==> flow/design.v <==
module modQ(clock, rst, start, inp, done, b_mod_out);
parameter n = 25;
input clock;
input rst;
input start;
input [n-1:0] inp;               
output reg done;
output reg [11:0] b_mod_out;
localparam [n-1:0] Q = 25'd3329;
reg busy;
reg [n-1:0] b;
wire [n-1:0] inp_capture = inp[n-1] == 1'b0 ? inp : ~inp + 1'b1;
reg  [4:0] r_shift;
reg  [9:0] temp_val;
always @(*)
begin
    if(inp_capture <= 25'd6912)
        begin r_shift = 5'd12; temp_val = 10'd2; end
    else if(inp_capture < 25'd51067)
        begin r_shift = 5'd13; temp_val = 10'd3; end
    else if(inp_capture < 25'd1025410)
        begin r_shift = 5'd14; temp_val = 10'd5; end
    else if(inp_capture < 25'd7575243)
        begin r_shift = 5'd15; temp_val = 10'd10; end
    else
        begin r_shift = 5'd19; temp_val = 10'd158; end
end
wire [n-1:0] s_val = (inp_capture >> r_shift) * temp_val;
wire [n-1:0] sQ    = s_val * Q;
wire [n-1:0] b_val = inp[n-1] == 1'b1 ? inp + sQ : inp - sQ;
always @(posedge clock)
begin
    if(rst)
        begin
        busy <= 1'b0;
        done <= 1'b0;
        end
    else
        begin
        done <= 1'b0;
        if(start)
            begin
            b <= b_val;
            busy <= 1'b1;
            end
        else if(busy)
            begin
            if(b[n-1])
                b <= b + Q;
            else if(b >= Q)
                b <= b - Q;
            else
                begin
                b_mod_out <= b[11:0];
                busy <= 1'b0;
                done <= 1'b1;
                end
            end
        end
end
endmodule
module jmod(clock, rst, start, j, t, jmod_out, ack);
parameter n = 4;
input clock;
input rst;
input start;
input [n:0] j;
input [n:0] t;
output reg [n:0] jmod_out;
output reg ack;
reg busy;
reg [n:0] w3;    
always @(posedge clock)
begin
    if(rst)
        begin
        busy <= 1'b0;
        ack <= 1'b0;
        end
    else
        begin
        ack <= 1'b0;
        if(start)
            begin
            w3 <= j - t;
            busy <= 1'b1;
            end
        else if(busy)
            begin
            if(w3[n])
                begin
                jmod_out <= w3 + t;
                busy <= 1'b0;
                ack <= 1'b1;
                end
            else
                w3 <= w3 - t;
            end
        end
end
endmodule
module index_GEN(j, t, i, jmod, tprev, index1, index2);
input [4:0] j;
input [4:0] t;
input [4:0] i;
input [4:0] jmod;
input [4:0] tprev;
output [4:0] index1;
output [4:0] index2;
wire [4:0] w1 = t - j;
wire w5 = w1[3] | ~(|w1);
wire w8 = |(i - 5'd2);
wire [4:0] w10 = w8 ? (jmod + tprev) : (j * 2);
assign index1 = w5 ? w10 : j;
assign index2 = index1 + t;
endmodule
module TW_gen(clock, rst, start, j, i, N, tw_ack, TW_out);
input clock;
input rst;
input start;
input [4:0] j;
input [4:0] i;
input [4:0] N;
output tw_ack;
output [11:0] TW_out;
wire [4:0] sel;
wire sel_ack;
wire [4:0] w1 = j << i;
wire [4:0] w2 = N >> i;
jmod REDC(clock, rst, start, w1, w2, sel, sel_ack);
reg g_busy;
reg g_done;
reg [4:0] count;
reg [15:0] G;
always @(posedge clock)
begin
    if(rst)
        begin
        g_busy <= 1'b0;
        g_done <= 1'b0;
        end
    else
        begin
        g_done <= 1'b0;
        if(sel_ack)
            begin
            G <= 16'd1;
            count <= sel;
            g_busy <= 1'b1;
            end
        else if(g_busy)
            begin
            if(count == 5'd0)
                begin
                g_busy <= 1'b0;
                g_done <= 1'b1;
                end
            else
                begin
                G <= (G << 5) + (G << 3);    
                count <= count - 1'b1;
                end
            end
        end
end
modQ MOD1(clock, rst, g_done, {9'b0, G}, tw_ack, TW_out);
endmodule
module BUFunit(clock, rst, start, u_inp, v_inp, tw_inp, x1_out, x2_out, ack);
parameter n = 25;
input clock;
input rst;
input start;
input [11:0] u_inp;
input [11:0] v_inp;
input [11:0] tw_inp;
output [11:0] x1_out;
output [11:0] x2_out;
output ack;
reg [n-1:0] w1, w3;
reg go;
reg busy, have1, have2;
wire d1, d2;
wire [n-1:0] w2 = {13'b0, u_inp} - {13'b0, v_inp};
always @(posedge clock)
begin
    if(start)
        begin
        w1 <= {13'b0, u_inp} + {13'b0, v_inp};
        w3 <= w2 * {13'b0, tw_inp};
        end
end
modQ MOD1(clock, rst, go, w1, d1, x1_out);
modQ MOD2(clock, rst, go, w3, d2, x2_out);
assign ack = busy & (have1 | d1) & (have2 | d2);
always @(posedge clock)
begin
    if(rst)
        begin
        go <= 1'b0;
        busy <= 1'b0;
        have1 <= 1'b0;
        have2 <= 1'b0;
        end
    else
        begin
        go <= start;
        if(go)
            begin
            busy <= 1'b1;
            have1 <= 1'b0;
            have2 <= 1'b0;
            end
        else if(ack)
            busy <= 1'b0;
        else
            begin
            if(d1) have1 <= 1'b1;
            if(d2) have2 <= 1'b1;
            end
        end
end
endmodule
module dualPortMemory(clock, load, load_data, rd_en, wr_en, addr1, addr2,
                      data_in1, data_in2, data_out1, data_out2, mem_flat);
input clock;
input load;
input [95:0] load_data;
input rd_en;
input wr_en;
input [2:0] addr1;
input [2:0] addr2;
input [11:0] data_in1;
input [11:0] data_in2;
output reg [11:0] data_out1;
output reg [11:0] data_out2;
output [95:0] mem_flat;
reg [11:0] NTT_RAM [0:7];
genvar g;
generate
    for(g = 0; g < 8; g = g + 1)
    begin : flat
        assign mem_flat[12*g +: 12] = NTT_RAM[g];
    end
endgenerate
integer k;
always @(posedge clock)
begin
    if(load)
        begin
        for(k = 0; k < 8; k = k + 1)
            NTT_RAM[k] <= load_data[12*k +: 12];
        end
    else if(wr_en)
        begin
        NTT_RAM[addr1] <= data_in1;
        NTT_RAM[addr2] <= data_in2;
        end
    if(rd_en)
        begin
        data_out1 <= NTT_RAM[addr1];
        data_out2 <= NTT_RAM[addr2];
        end
end
endmodule
module NTT_Controller(clock, rst, in_valid, in_ready, out_valid, load,
                      i, j, N, t, tprev, start1, idx_ack, start2, tw_ack,
                      start3, buf_ack, rd_en, wr_en);
parameter n = 5;
input clock;
input rst;
input in_valid;
output in_ready;
output out_valid;
output load;
output reg [n-1:0] i;
output reg [n-1:0] j;
output [n-1:0] N;
output reg [n-1:0] t;
output reg [n-1:0] tprev;
output start1;
input idx_ack;
output start2;
input tw_ack;
output start3;
input buf_ack;
output rd_en;
output wr_en;
localparam S_IDLE  = 4'b0000;
localparam S_STAGE = 4'b1001;
localparam S_BFLY  = 4'b0001;
localparam S_IDX   = 4'b0010;
localparam S_READ  = 4'b0011;
localparam S_TW    = 4'b0100;
localparam S_BUF   = 4'b0101;
localparam S_WRITE = 4'b0110;
localparam S_NEXT  = 4'b1000;
localparam S_DONE  = 4'b1010;
reg [3:0] state;
assign N         = 5'd8;
assign in_ready  = (state == S_IDLE) | (state == S_DONE);
assign out_valid = (state == S_DONE);
assign load      = in_ready & in_valid;
assign start1    = (state == S_BFLY) & (j < 5'd4);
assign rd_en     = (state == S_READ);
assign start2    = (state == S_READ);
assign start3    = (state == S_TW) & tw_ack;
assign wr_en     = (state == S_WRITE);
always @(posedge clock)
begin
    if(rst)
        state <= S_IDLE;
    else
        case(state)
        S_IDLE, S_DONE:
            if(in_valid)
                begin
                i <= 5'd0;
                j <= 5'd0;
                t <= 5'd4;
                tprev <= 5'd0;
                state <= S_STAGE;
                end
            else
                state <= S_IDLE;
        S_STAGE:
            if(i < 5'd3)
                state <= S_BFLY;
            else
                state <= S_DONE;
        S_BFLY:
            if(j < 5'd4)
                state <= S_IDX;
            else
                state <= S_NEXT;
        S_IDX:
            if(idx_ack)
                state <= S_READ;
        S_READ:
            state <= S_TW;
        S_TW:
            if(tw_ack)
                state <= S_BUF;
        S_BUF:
            if(buf_ack)
                state <= S_WRITE;
        S_WRITE:
            begin
            j <= j + 1'b1;
            state <= S_BFLY;
            end
        S_NEXT:
            begin
            tprev <= t;
            t <= t >> 1;
            i <= i + 1'b1;
            j <= 5'd0;
            state <= S_STAGE;
            end
        default:
            state <= S_IDLE;
        endcase
end
endmodule
module NTT_8point(clock, rst, in_valid, in_ready, x_in, out_valid, y_out);
input clock;
input rst;
input in_valid;
output in_ready;
input [95:0] x_in;
output out_valid;
output [95:0] y_out;
wire [4:0] i, j, N, t, tprev;
wire load, start1, start2, start3, rd_en, wr_en;
wire idx_ack, tw_ack, buf_ack;
wire [4:0] jmod_out, index1, index2;
wire [11:0] u_inp, v_inp, TW_out, x1_out, x2_out;
wire [95:0] mem_flat;
NTT_Controller CON1(clock, rst, in_valid, in_ready, out_valid, load,
                    i, j, N, t, tprev, start1, idx_ack, start2, tw_ack,
                    start3, buf_ack, rd_en, wr_en);
jmod JMOD1(clock, rst, start1, j, t, jmod_out, idx_ack);
index_GEN BUFINDEX1(j, t, i, jmod_out, tprev, index1, index2);
dualPortMemory MEM1(clock, load, x_in, rd_en, wr_en, index1[2:0], index2[2:0],
                    x1_out, x2_out, u_inp, v_inp, mem_flat);
TW_gen TWIDDLE1(clock, rst, start2, j, i, N, tw_ack, TW_out);
BUFunit BUF1(clock, rst, start3, u_inp, v_inp, TW_out, x1_out, x2_out, buf_ack);
assign y_out[12*0 +: 12] = mem_flat[12*0 +: 12];
assign y_out[12*1 +: 12] = mem_flat[12*4 +: 12];
assign y_out[12*2 +: 12] = mem_flat[12*2 +: 12];
assign y_out[12*3 +: 12] = mem_flat[12*6 +: 12];
assign y_out[12*4 +: 12] = mem_flat[12*1 +: 12];
assign y_out[12*5 +: 12] = mem_flat[12*5 +: 12];
assign y_out[12*6 +: 12] = mem_flat[12*3 +: 12];
assign y_out[12*7 +: 12] = mem_flat[12*7 +: 12];
endmodule
=== Step by step through the tools: NTT_8point ===
The steps from the RTL of NTT_8point to its reports follow in flow order.
Line numbers count from 1 in the design file above.
Not given: n/a

* Design top: NTT_8point
* Clock port: clock
* Standard-cell library: sky130hd
* Timing corner: tt_025C_1v80

=== After elaboration ===
Source: Yosys, flattened and elaborated, memories not mapped. Widths are those after wreduce. Registers that Yosys merges into a memory's read port (data or address) are not register bits. Print and check cells do not count. Equal cells are merged and count once.
Memory sizes are those after Yosys's memory passes, which may raise the word count (mostly to a power of two), join words into wider ones and drop unused or constant bits.

* Bitwise logic cells: 30
* Equal/unequal tests: 16
* Multiply operators: 7
* $add $sub $neg: 29
* Shift operators: 5
* Muxes and demuxes: 114
* $lt $le $gt $ge: 17
* Reductions and logical operators: 45

{| class="wikitable"
|+ Operators with widths
! operator !! number
|-
| multiplier 25 x 12 -> 25 bit with constant B || 3
|-
| multiplier 25 x 10 -> 25 bit || 3
|-
| 2-to-1 mux 25 bit || 16
|-
| multiplier 25 x 12 -> 25 bit || 1
|-
| 2-to-1 mux 12 bit || 12
|-
| 2-to-1 mux 5 bit || 23
|-
| 2-to-1 mux 8 bit || 12
|-
| adder 25 x 12 -> 25 bit with constant B || 3
|-
| subtractor 25 x 12 -> 25 bit with constant B || 3
|-
| >= comparator 25 x 12 -> 1 bit with constant B || 3
|-
| adder 25 x 1 -> 25 bit with constant B || 2
|-
| <= comparator 25 x 13 -> 1 bit with constant B || 2
|-
| < comparator 25 x 16 -> 1 bit with constant B || 2
|-
| < comparator 25 x 20 -> 1 bit with constant B || 2
|-
| < comparator 25 x 23 -> 1 bit with constant B || 2
|-
| adder 25 bit || 2
|-
| subtractor 25 bit || 2
|-
| >> shifter 25 x 5 -> 25 bit || 2
|-
| inverter 25 bit || 2
|-
| parallel mux 4 bit (select 9 bit) || 1
|-
| 2-to-1 mux 16 bit || 2
|-
| 2-to-1 mux 1 bit || 32
|-
| AND reduction 3 bit || 9
|-
| subtractor 16 x 25 -> 25 bit || 1
|-
| >> shifter 16 x 5 -> 25 bit || 1
|-
| subtractor 5 bit || 5
|-
| 2-to-1 mux 4 bit || 6
|-
| < comparator 16 x 23 -> 1 bit with constant B || 1
|}

Other operator kinds: 39; their cells: 108.

* Cells after elaboration: 304
* RAM bits: 96
* Memory cells: 1
* Output and inout bits: 98
* Register bits after elaboration: 238

{| class="wikitable"
|+ Memories
! name !! words !! bits a word !! RTL line !! RTL
|-
| MEM1.NTT_RAM || 8 || 12 || 237 || <nowiki>reg [11:0] NTT_RAM [0:7];</nowiki>
|}

=== Longest topological paths ===
Longest topological path by Yosys (ltp), each cell counted once; first at word level (registers and memories cut), then after technology mapping (sequential cells cut; the memories' decode and read muxes count).

* Depth after elaboration: 14
* ABC_AREA: 0
* Gate-level depth with buffers: 58
* Depth with buffers taken out: 55

=== After synthesis ===
The flow's flattened synthesis, as Yosys stat reports it; memories are mapped. The netlist is that of the ABC_AREA named above (0 if unset); the other value can give another one.
Totals and module areas in this step are rounded.

* Flip-flop cells: 342
* Cell count: 4,010
* Synthesis area: 37,660 µm²
* Buffers: 216

{| class="wikitable"
|+ Cell types
! cell !! number !! total area (µm²)
|-
| sky130_fd_sc_hd__edfxtp_1 || 316 || 9.49E+03
|-
| sky130_fd_sc_hd__fa_1 || 275 || 5,505.28
|-
| sky130_fd_sc_hd__ha_1 || 345 || 4,316.64
|-
| sky130_fd_sc_hd__inv_1 || 502 || 1.88E+03
|-
| sky130_fd_sc_hd__xnor2_1 || 196 || 1.72E+03
|-
| sky130_fd_sc_hd__mux2i_1 || 138 || 1.38E+03
|-
| sky130_fd_sc_hd__nand2_1 || 364 || 1,366.31
|-
| sky130_fd_sc_hd__o21ai_0 || 215 || 1.08E+03
|-
| sky130_fd_sc_hd__xor2_1 || 121 || 1.06E+03
|-
| sky130_fd_sc_hd__a21oi_1 || 191 || 955.917
|-
| sky130_fd_sc_hd__nor2_1 || 246 || 923.386
|-
| sky130_fd_sc_hd__clkbuf_1 || 172 || 645.619
|-
| sky130_fd_sc_hd__mux4_2 || 24 || 540.518
|-
| sky130_fd_sc_hd__dfxtp_1 || 26 || 520.499
|-
| sky130_fd_sc_hd__nor3_1 || 97 || 485.466
|-
| sky130_fd_sc_hd__mux2_2 || 43 || 484.214
|-
| sky130_fd_sc_hd__nand3_1 || 80 || 400.384
|-
| sky130_fd_sc_hd__a211oi_1 || 47 || 352.838
|}

Not listed: further types 84, cells in them 612.
The figures by module come from a second, unflattened synthesis with its own total; it is not the netlist above.

* Cell total of the unflattened synthesis: 6,275
* Area total of the unflattened synthesis: 55,310 µm²

Each row is one instance without its submodules.

{| class="wikitable"
|+ By module
! module !! area (µm²) !! cells !! seq. area (µm²) !! times used
|-
| modQ || 11,390 || 1,369 || 1,151 || 3
|-
| BUFunit || 8,459 || 924 || 1,221 || 1
|-
| dualPortMemory || 8,020 || 790 || 3,603 || 1
|-
| jmod || 878.3 || 83 || 340.3 || 2
|-
| TW_gen || 1,125 || 103 || 490.5 || 1
|-
| NTT_Controller || 1,112 || 103 || 620.6 || 1
|-
| index_GEN || 669.4 || 82 || 0.0 || 1
|-
| NTT_8point || 0.0 || 0 || 0.0 || 1
|}

=== Worst setup path after synthesis ===
Source: OpenSTA report_checks on the synthesized netlist (no wires, ideal clock, input and output delay 20% of the period each), path of least setup slack; recovery checks are left aside. Register names are those of the netlist, which keeps one name where synthesis merged equal registers.

* Path type: register to register
* Start point: register BUF1.w3[1]
* End point: register BUF1.MOD2.b[24]
* Stages on the path: 56
* Library setup time: 0.270 ns
* Required time: 11.730 ns
* Period: 12.0 ns
* Path buffers: 3
* Arrival time: 12.211 ns
* Setup slack: -0.481 ns
* Path delay: 12.481 ns
* Synthesis period reached: 12.481 ns

"path delay" is the arrival time less input delay plus setup time.
"stages on the path" counts driving pins, that of a launching flip-flop among them; a cell with two outputs on the path counts twice.
"synthesis period reached" is the clock period less the worst setup slack; recovery checks do not enter. This is arithmetic on one report: input and output delays are still those of the set period (20% each).
Between the ends stands the longest chain of elaborated cells between them, by number of cells; it is not shown to be the way that was timed. Of several equally long chains one is given.
Each line given opens the expression or statement behind the cell; cells for indexed reads and writes are added by Yosys, which also makes memories of some case tables.
A register here has more assigning lines than the two given.

* Cell sequence: sky130_fd_sc_hd__edfxtp_1 -> sky130_fd_sc_hd__buf_2 -> sky130_fd_sc_hd__inv_1 -> sky130_fd_sc_hd__ha_1 -> sky130_fd_sc_hd__or4b_1 -> sky130_fd_sc_hd__buf_4 -> sky130_fd_sc_hd__nor4_4 -> sky130_fd_sc_hd__nand2_1 -> sky130_fd_sc_hd__xnor2_1 -> sky130_fd_sc_hd__o41a_1 -> sky130_fd_sc_hd__o41a_1 -> sky130_fd_sc_hd__a22oi_2 -> sky130_fd_sc_hd__buf_6 -> sky130_fd_sc_hd__mux2i_1 -> sky130_fd_sc_hd__and2_1 -> sky130_fd_sc_hd__a21oi_1 -> sky130_fd_sc_hd__or2_2 -> sky130_fd_sc_hd__fa_1 -> [... 20 more ...] -> sky130_fd_sc_hd__o21bai_1 -> sky130_fd_sc_hd__a2111o_1 -> sky130_fd_sc_hd__and3_1 -> sky130_fd_sc_hd__xor2_1 -> sky130_fd_sc_hd__nor4_1 -> sky130_fd_sc_hd__a21oi_1 -> sky130_fd_sc_hd__xnor2_1 -> sky130_fd_sc_hd__ha_1 -> sky130_fd_sc_hd__nand2_1 -> sky130_fd_sc_hd__nand2b_1 -> sky130_fd_sc_hd__a21o_1 -> sky130_fd_sc_hd__a21o_1 -> sky130_fd_sc_hd__o41a_1 -> sky130_fd_sc_hd__nand3_1 -> sky130_fd_sc_hd__nand2_1 -> sky130_fd_sc_hd__xnor2_1 -> sky130_fd_sc_hd__xnor2_1 -> sky130_fd_sc_hd__a21oi_1
* Cells in the longest elaborated chain: 14
* Elaborated cells on any way between the ends: 22
* Source lines of those cells: 9
* Those cells by class: 3 x add/sub; 2 x mul; 4 x compare; 1 x shift; 11 x mux; 1 x logic

{| class="wikitable"
|+ RTL lines, path post-synthesis
! element !! RTL line !! RTL
|-
| start, declared || 179 || <nowiki>reg [n-1:0] w1, w3;</nowiki>
|-
| start, assigned || 189 || <nowiki>w3 <= w2 * {13'b0, tw_inp};</nowiki>
|-
| inverter 25 bit || 12 || <nowiki>wire [n-1:0] inp_capture = inp[n-1] == 1'b0 ? inp : ~inp + 1'b1;</nowiki>
|-
| adder 25 x 1 -> 25 bit || 12 ||
|-
| 2-to-1 mux 25 bit || 12 ||
|-
| < comparator 25 x 23 -> 1 bit || 23 || <nowiki>else if(inp_capture < 25'd7575243)</nowiki>
|-
| 2-to-1 mux 5 bit || 23 ||
|-
| 2-to-1 mux 5 bit || 21 || <nowiki>else if(inp_capture < 25'd1025410)</nowiki>
|-
| 2-to-1 mux 5 bit || 19 || <nowiki>else if(inp_capture < 25'd51067)</nowiki>
|-
| 2-to-1 mux 5 bit || 17 || <nowiki>if(inp_capture <= 25'd6912)</nowiki>
|-
| >> shifter 25 x 5 -> 25 bit || 28 || <nowiki>wire [n-1:0] s_val = (inp_capture >> r_shift) * temp_val;</nowiki>
|-
| multiplier 25 x 10 -> 25 bit || 28 ||
|-
| multiplier 25 x 12 -> 25 bit || 29 || <nowiki>wire [n-1:0] sQ    = s_val * Q;</nowiki>
|-
| subtractor 25 bit || 30 || <nowiki>wire [n-1:0] b_val = inp[n-1] == 1'b1 ? inp + sQ : inp - sQ;</nowiki>
|-
| 2-to-1 mux 25 bit || 30 ||
|-
| 2-to-1 mux 25 bit || 41 || <nowiki>if(start)</nowiki>
|-
| end, assigned || 43 || <nowiki>b <= b_val;</nowiki>
|-
| end, assigned || 49 || <nowiki>b <= b + Q;</nowiki>
|-
| end, declared || 11 || <nowiki>reg [n-1:0] b;</nowiki>
|}

=== Timing after layout ===
Path of least setup slack in the final report of entry A (OpenROAD, finished layout, wires in). Where an end is a register, its clock arrival counts in the times.

* Path type: register to register
* Start point: register BUF1.w3[7]
* End point: register BUF1.MOD2.b[24]
* Stages on the path: 49
* Required time: 8.12 ns
* Setup slack: -3.37 ns
* Path buffers: 2
* Library setup time: 0.26 ns
* Period: 7.8 ns
* Arrival time: 11.49 ns

Between the ends stands the longest chain of elaborated cells between them, by number of cells; it is not shown to be the way that was timed. Of several equally long chains one is given.
A register here has more assigning lines than the two given.

* Cell sequence: sky130_fd_sc_hd__edfxtp_1 -> sky130_fd_sc_hd__or4_4 -> sky130_fd_sc_hd__nor4_4 -> sky130_fd_sc_hd__nand2_1 -> sky130_fd_sc_hd__xnor2_1 -> sky130_fd_sc_hd__o41a_1 -> sky130_fd_sc_hd__o41a_1 -> sky130_fd_sc_hd__a22oi_2 -> sky130_fd_sc_hd__mux2i_2 -> sky130_fd_sc_hd__and2_4 -> sky130_fd_sc_hd__a21oi_2 -> sky130_fd_sc_hd__or2_4 -> sky130_fd_sc_hd__fa_2 -> sky130_fd_sc_hd__inv_2 -> sky130_fd_sc_hd__fa_1 -> sky130_fd_sc_hd__ha_1 -> sky130_fd_sc_hd__inv_1 -> sky130_fd_sc_hd__fa_1 -> [... 13 more ...] -> sky130_fd_sc_hd__or3_4 -> sky130_fd_sc_hd__a31oi_4 -> sky130_fd_sc_hd__nor2b_4 -> sky130_fd_sc_hd__and4b_1 -> sky130_fd_sc_hd__nor4_4 -> sky130_fd_sc_hd__buf_4 -> sky130_fd_sc_hd__xnor2_2 -> sky130_fd_sc_hd__ha_1 -> sky130_fd_sc_hd__a21o_1 -> sky130_fd_sc_hd__a21o_1 -> sky130_fd_sc_hd__buf_6 -> sky130_fd_sc_hd__a21o_1 -> sky130_fd_sc_hd__o41a_1 -> sky130_fd_sc_hd__nand3_1 -> sky130_fd_sc_hd__nand2_1 -> sky130_fd_sc_hd__xnor2_1 -> sky130_fd_sc_hd__xnor2_1 -> sky130_fd_sc_hd__a21oi_1
* Cells in the longest elaborated chain: 14
* Elaborated cells on any way between the ends: 22
* Source lines of those cells: 9
* Those cells by class: 3 x add/sub; 2 x mul; 4 x compare; 1 x shift; 11 x mux; 1 x logic

{| class="wikitable"
|+ RTL lines, path after layout
! element !! RTL line !! RTL
|-
| start, declared || 179 || <nowiki>reg [n-1:0] w1, w3;</nowiki>
|-
| start, assigned || 189 || <nowiki>w3 <= w2 * {13'b0, tw_inp};</nowiki>
|-
| inverter 25 bit || 12 || <nowiki>wire [n-1:0] inp_capture = inp[n-1] == 1'b0 ? inp : ~inp + 1'b1;</nowiki>
|-
| adder 25 x 1 -> 25 bit || 12 ||
|-
| 2-to-1 mux 25 bit || 12 ||
|-
| < comparator 25 x 23 -> 1 bit || 23 || <nowiki>else if(inp_capture < 25'd7575243)</nowiki>
|-
| 2-to-1 mux 5 bit || 23 ||
|-
| 2-to-1 mux 5 bit || 21 || <nowiki>else if(inp_capture < 25'd1025410)</nowiki>
|-
| 2-to-1 mux 5 bit || 19 || <nowiki>else if(inp_capture < 25'd51067)</nowiki>
|-
| 2-to-1 mux 5 bit || 17 || <nowiki>if(inp_capture <= 25'd6912)</nowiki>
|-
| >> shifter 25 x 5 -> 25 bit || 28 || <nowiki>wire [n-1:0] s_val = (inp_capture >> r_shift) * temp_val;</nowiki>
|-
| multiplier 25 x 10 -> 25 bit || 28 ||
|-
| multiplier 25 x 12 -> 25 bit || 29 || <nowiki>wire [n-1:0] sQ    = s_val * Q;</nowiki>
|-
| subtractor 25 bit || 30 || <nowiki>wire [n-1:0] b_val = inp[n-1] == 1'b1 ? inp + sQ : inp - sQ;</nowiki>
|-
| 2-to-1 mux 25 bit || 30 ||
|-
| 2-to-1 mux 25 bit || 41 || <nowiki>if(start)</nowiki>
|-
| end, assigned || 43 || <nowiki>b <= b_val;</nowiki>
|-
| end, assigned || 49 || <nowiki>b <= b + Q;</nowiki>
|-
| end, declared || 11 || <nowiki>reg [n-1:0] b;</nowiki>
|}

Add stored flow runs of NTT_8point

NTT_8point through Yosys and OpenROAD on sky130hd: 5 stored runs, unordered, with their settings and measured results. The constraints put input and output delay at 20% of the set period each and load the outputs with 0.01 pF.
"achieved clock period" is the run's clock period less its worst setup slack. It is reckoned from that one timing run; input and output delays stay at 20% of the period that was set.
By "time on the worst setup path" is meant the share of the clock period that the worst setup path is allowed (20% is reserved at inputs, 20% at outputs), minus its slack. Clock arrival times at its registers enter into it.
The results are shown rounded.

=== Entry A ===
{| class="wikitable"
! Setting !! Value
|-
| CAP_MARGIN || 30
|-
| CELL_PAD_IN_SITES_DETAIL_PLACEMENT || 0
|-
| CELL_PAD_IN_SITES_GLOBAL_PLACEMENT || 1
|-
| CORE_UTILIZATION || 46
|-
| CTS_CLUSTER_SIZE || 11
|-
| MAX_ROUTING_LAYER || met5
|-
| PLACE_DENSITY || 0.49
|-
| SLEW_MARGIN || 40
|-
| TNS_END_PERCENT || 70
|-
| period_ns || 7.8
|-
| CORE_MARGIN || 2
|-
! Result !! Value
|-
| Chip area after synthesis (Yosys) || 37,660 µm²
|-
| Die outline area || 84,170 µm²
|-
| Std-cell area (final layout) || 46,590 µm²
|-
| Final design utilization || 57.7%
|-
| Setup slack of the worst path || -3.374 ns
|-
| Achieved clock period || 11.174 ns
|-
| Time on the worst setup path || 11.17 ns
|-
| Critical path type || register to register
|}

=== Entry B ===
{| class="wikitable"
! Setting !! Value
|-
| CORE_UTILIZATION || 57
|-
| period_ns || 11.7
|-
| CAP_MARGIN || 20
|-
| CORE_MARGIN || 2
|-
| SLEW_MARGIN || 20
|-
! Result !! Value
|-
| Chip area after synthesis (Yosys) || 37,660 µm²
|-
| Die outline area || 68,140 µm²
|-
| Std-cell area (final layout) || 43,170 µm²
|-
| Final design utilization || 65.8%
|-
| Setup slack of the worst path || 0.129 ns
|-
| Achieved clock period || 11.571 ns
|-
| Time on the worst setup path || 11.57 ns
|-
| Critical path type || register to register
|}

=== Entry C ===
{| class="wikitable"
! Setting !! Value
|-
| CORE_ASPECT_RATIO || 1.16
|-
| CORE_MARGIN || 2
|-
| CORE_UTILIZATION || 27
|-
| GPL_ROUTABILITY_DRIVEN || 1
|-
| PLACE_DENSITY || 0.73
|-
| SETUP_SLACK_MARGIN || 2.54
|-
| period_ns || 11.6
|-
| CAP_MARGIN || 20
|-
| SLEW_MARGIN || 20
|-
! Result !! Value
|-
| Chip area after synthesis (Yosys) || 37,660 µm²
|-
| Die outline area || 142,500 µm²
|-
| Std-cell area (final layout) || 45,430 µm²
|-
| Final design utilization || 32.8%
|-
| Setup slack of the worst path || 0.308 ns
|-
| Achieved clock period || 11.292 ns
|-
| Time on the worst setup path || 11.29 ns
|-
| Critical path type || register to register
|}

=== Entry D ===
{| class="wikitable"
! Setting !! Value
|-
| CAP_MARGIN || 15
|-
| CELL_PAD_IN_SITES_GLOBAL_PLACEMENT || 2
|-
| CORE_ASPECT_RATIO || 0.94
|-
| CORE_MARGIN || 7
|-
| CORE_UTILIZATION || 40
|-
| CTS_CLUSTER_DIAMETER || 201
|-
| CTS_CLUSTER_SIZE || 41
|-
| GPL_ROUTABILITY_DRIVEN || 1
|-
| GPL_TIMING_DRIVEN || 0
|-
| MAX_ROUTING_LAYER || met5
|-
| PLACE_DENSITY || 0.57
|-
| SETUP_SLACK_MARGIN || 0.7
|-
| SLEW_MARGIN || 15
|-
| period_ns || 16.2
|-
! Result !! Value
|-
| Chip area after synthesis (Yosys) || 37,660 µm²
|-
| Die outline area || 102,900 µm²
|-
| Std-cell area (final layout) || 42,050 µm²
|-
| Final design utilization || 45.3%
|-
| Setup slack of the worst path || 1.679 ns
|-
| Achieved clock period || 14.521 ns
|-
| Time on the worst setup path || 14.52 ns
|-
| Critical path type || register to register
|}

=== Entry E ===
{| class="wikitable"
! Setting !! Value
|-
| CELL_PAD_IN_SITES_GLOBAL_PLACEMENT || 2
|-
| CORE_UTILIZATION || 40
|-
| GPL_TIMING_DRIVEN || 0
|-
| SETUP_SLACK_MARGIN || 0.7
|-
| SLEW_MARGIN || 15
|-
| period_ns || 12.0
|-
| CAP_MARGIN || 20
|-
| CORE_MARGIN || 2
|-
! Result !! Value
|-
| Chip area after synthesis (Yosys) || 37,660 µm²
|-
| Die outline area || 96,610 µm²
|-
| Std-cell area (final layout) || 45,080 µm²
|-
| Final design utilization || 48.3%
|-
| Setup slack of the worst path || 0.023 ns
|-
| Achieved clock period || 11.977 ns
|-
| Time on the worst setup path || 11.98 ns
|-
| Critical path type || register to register
|}
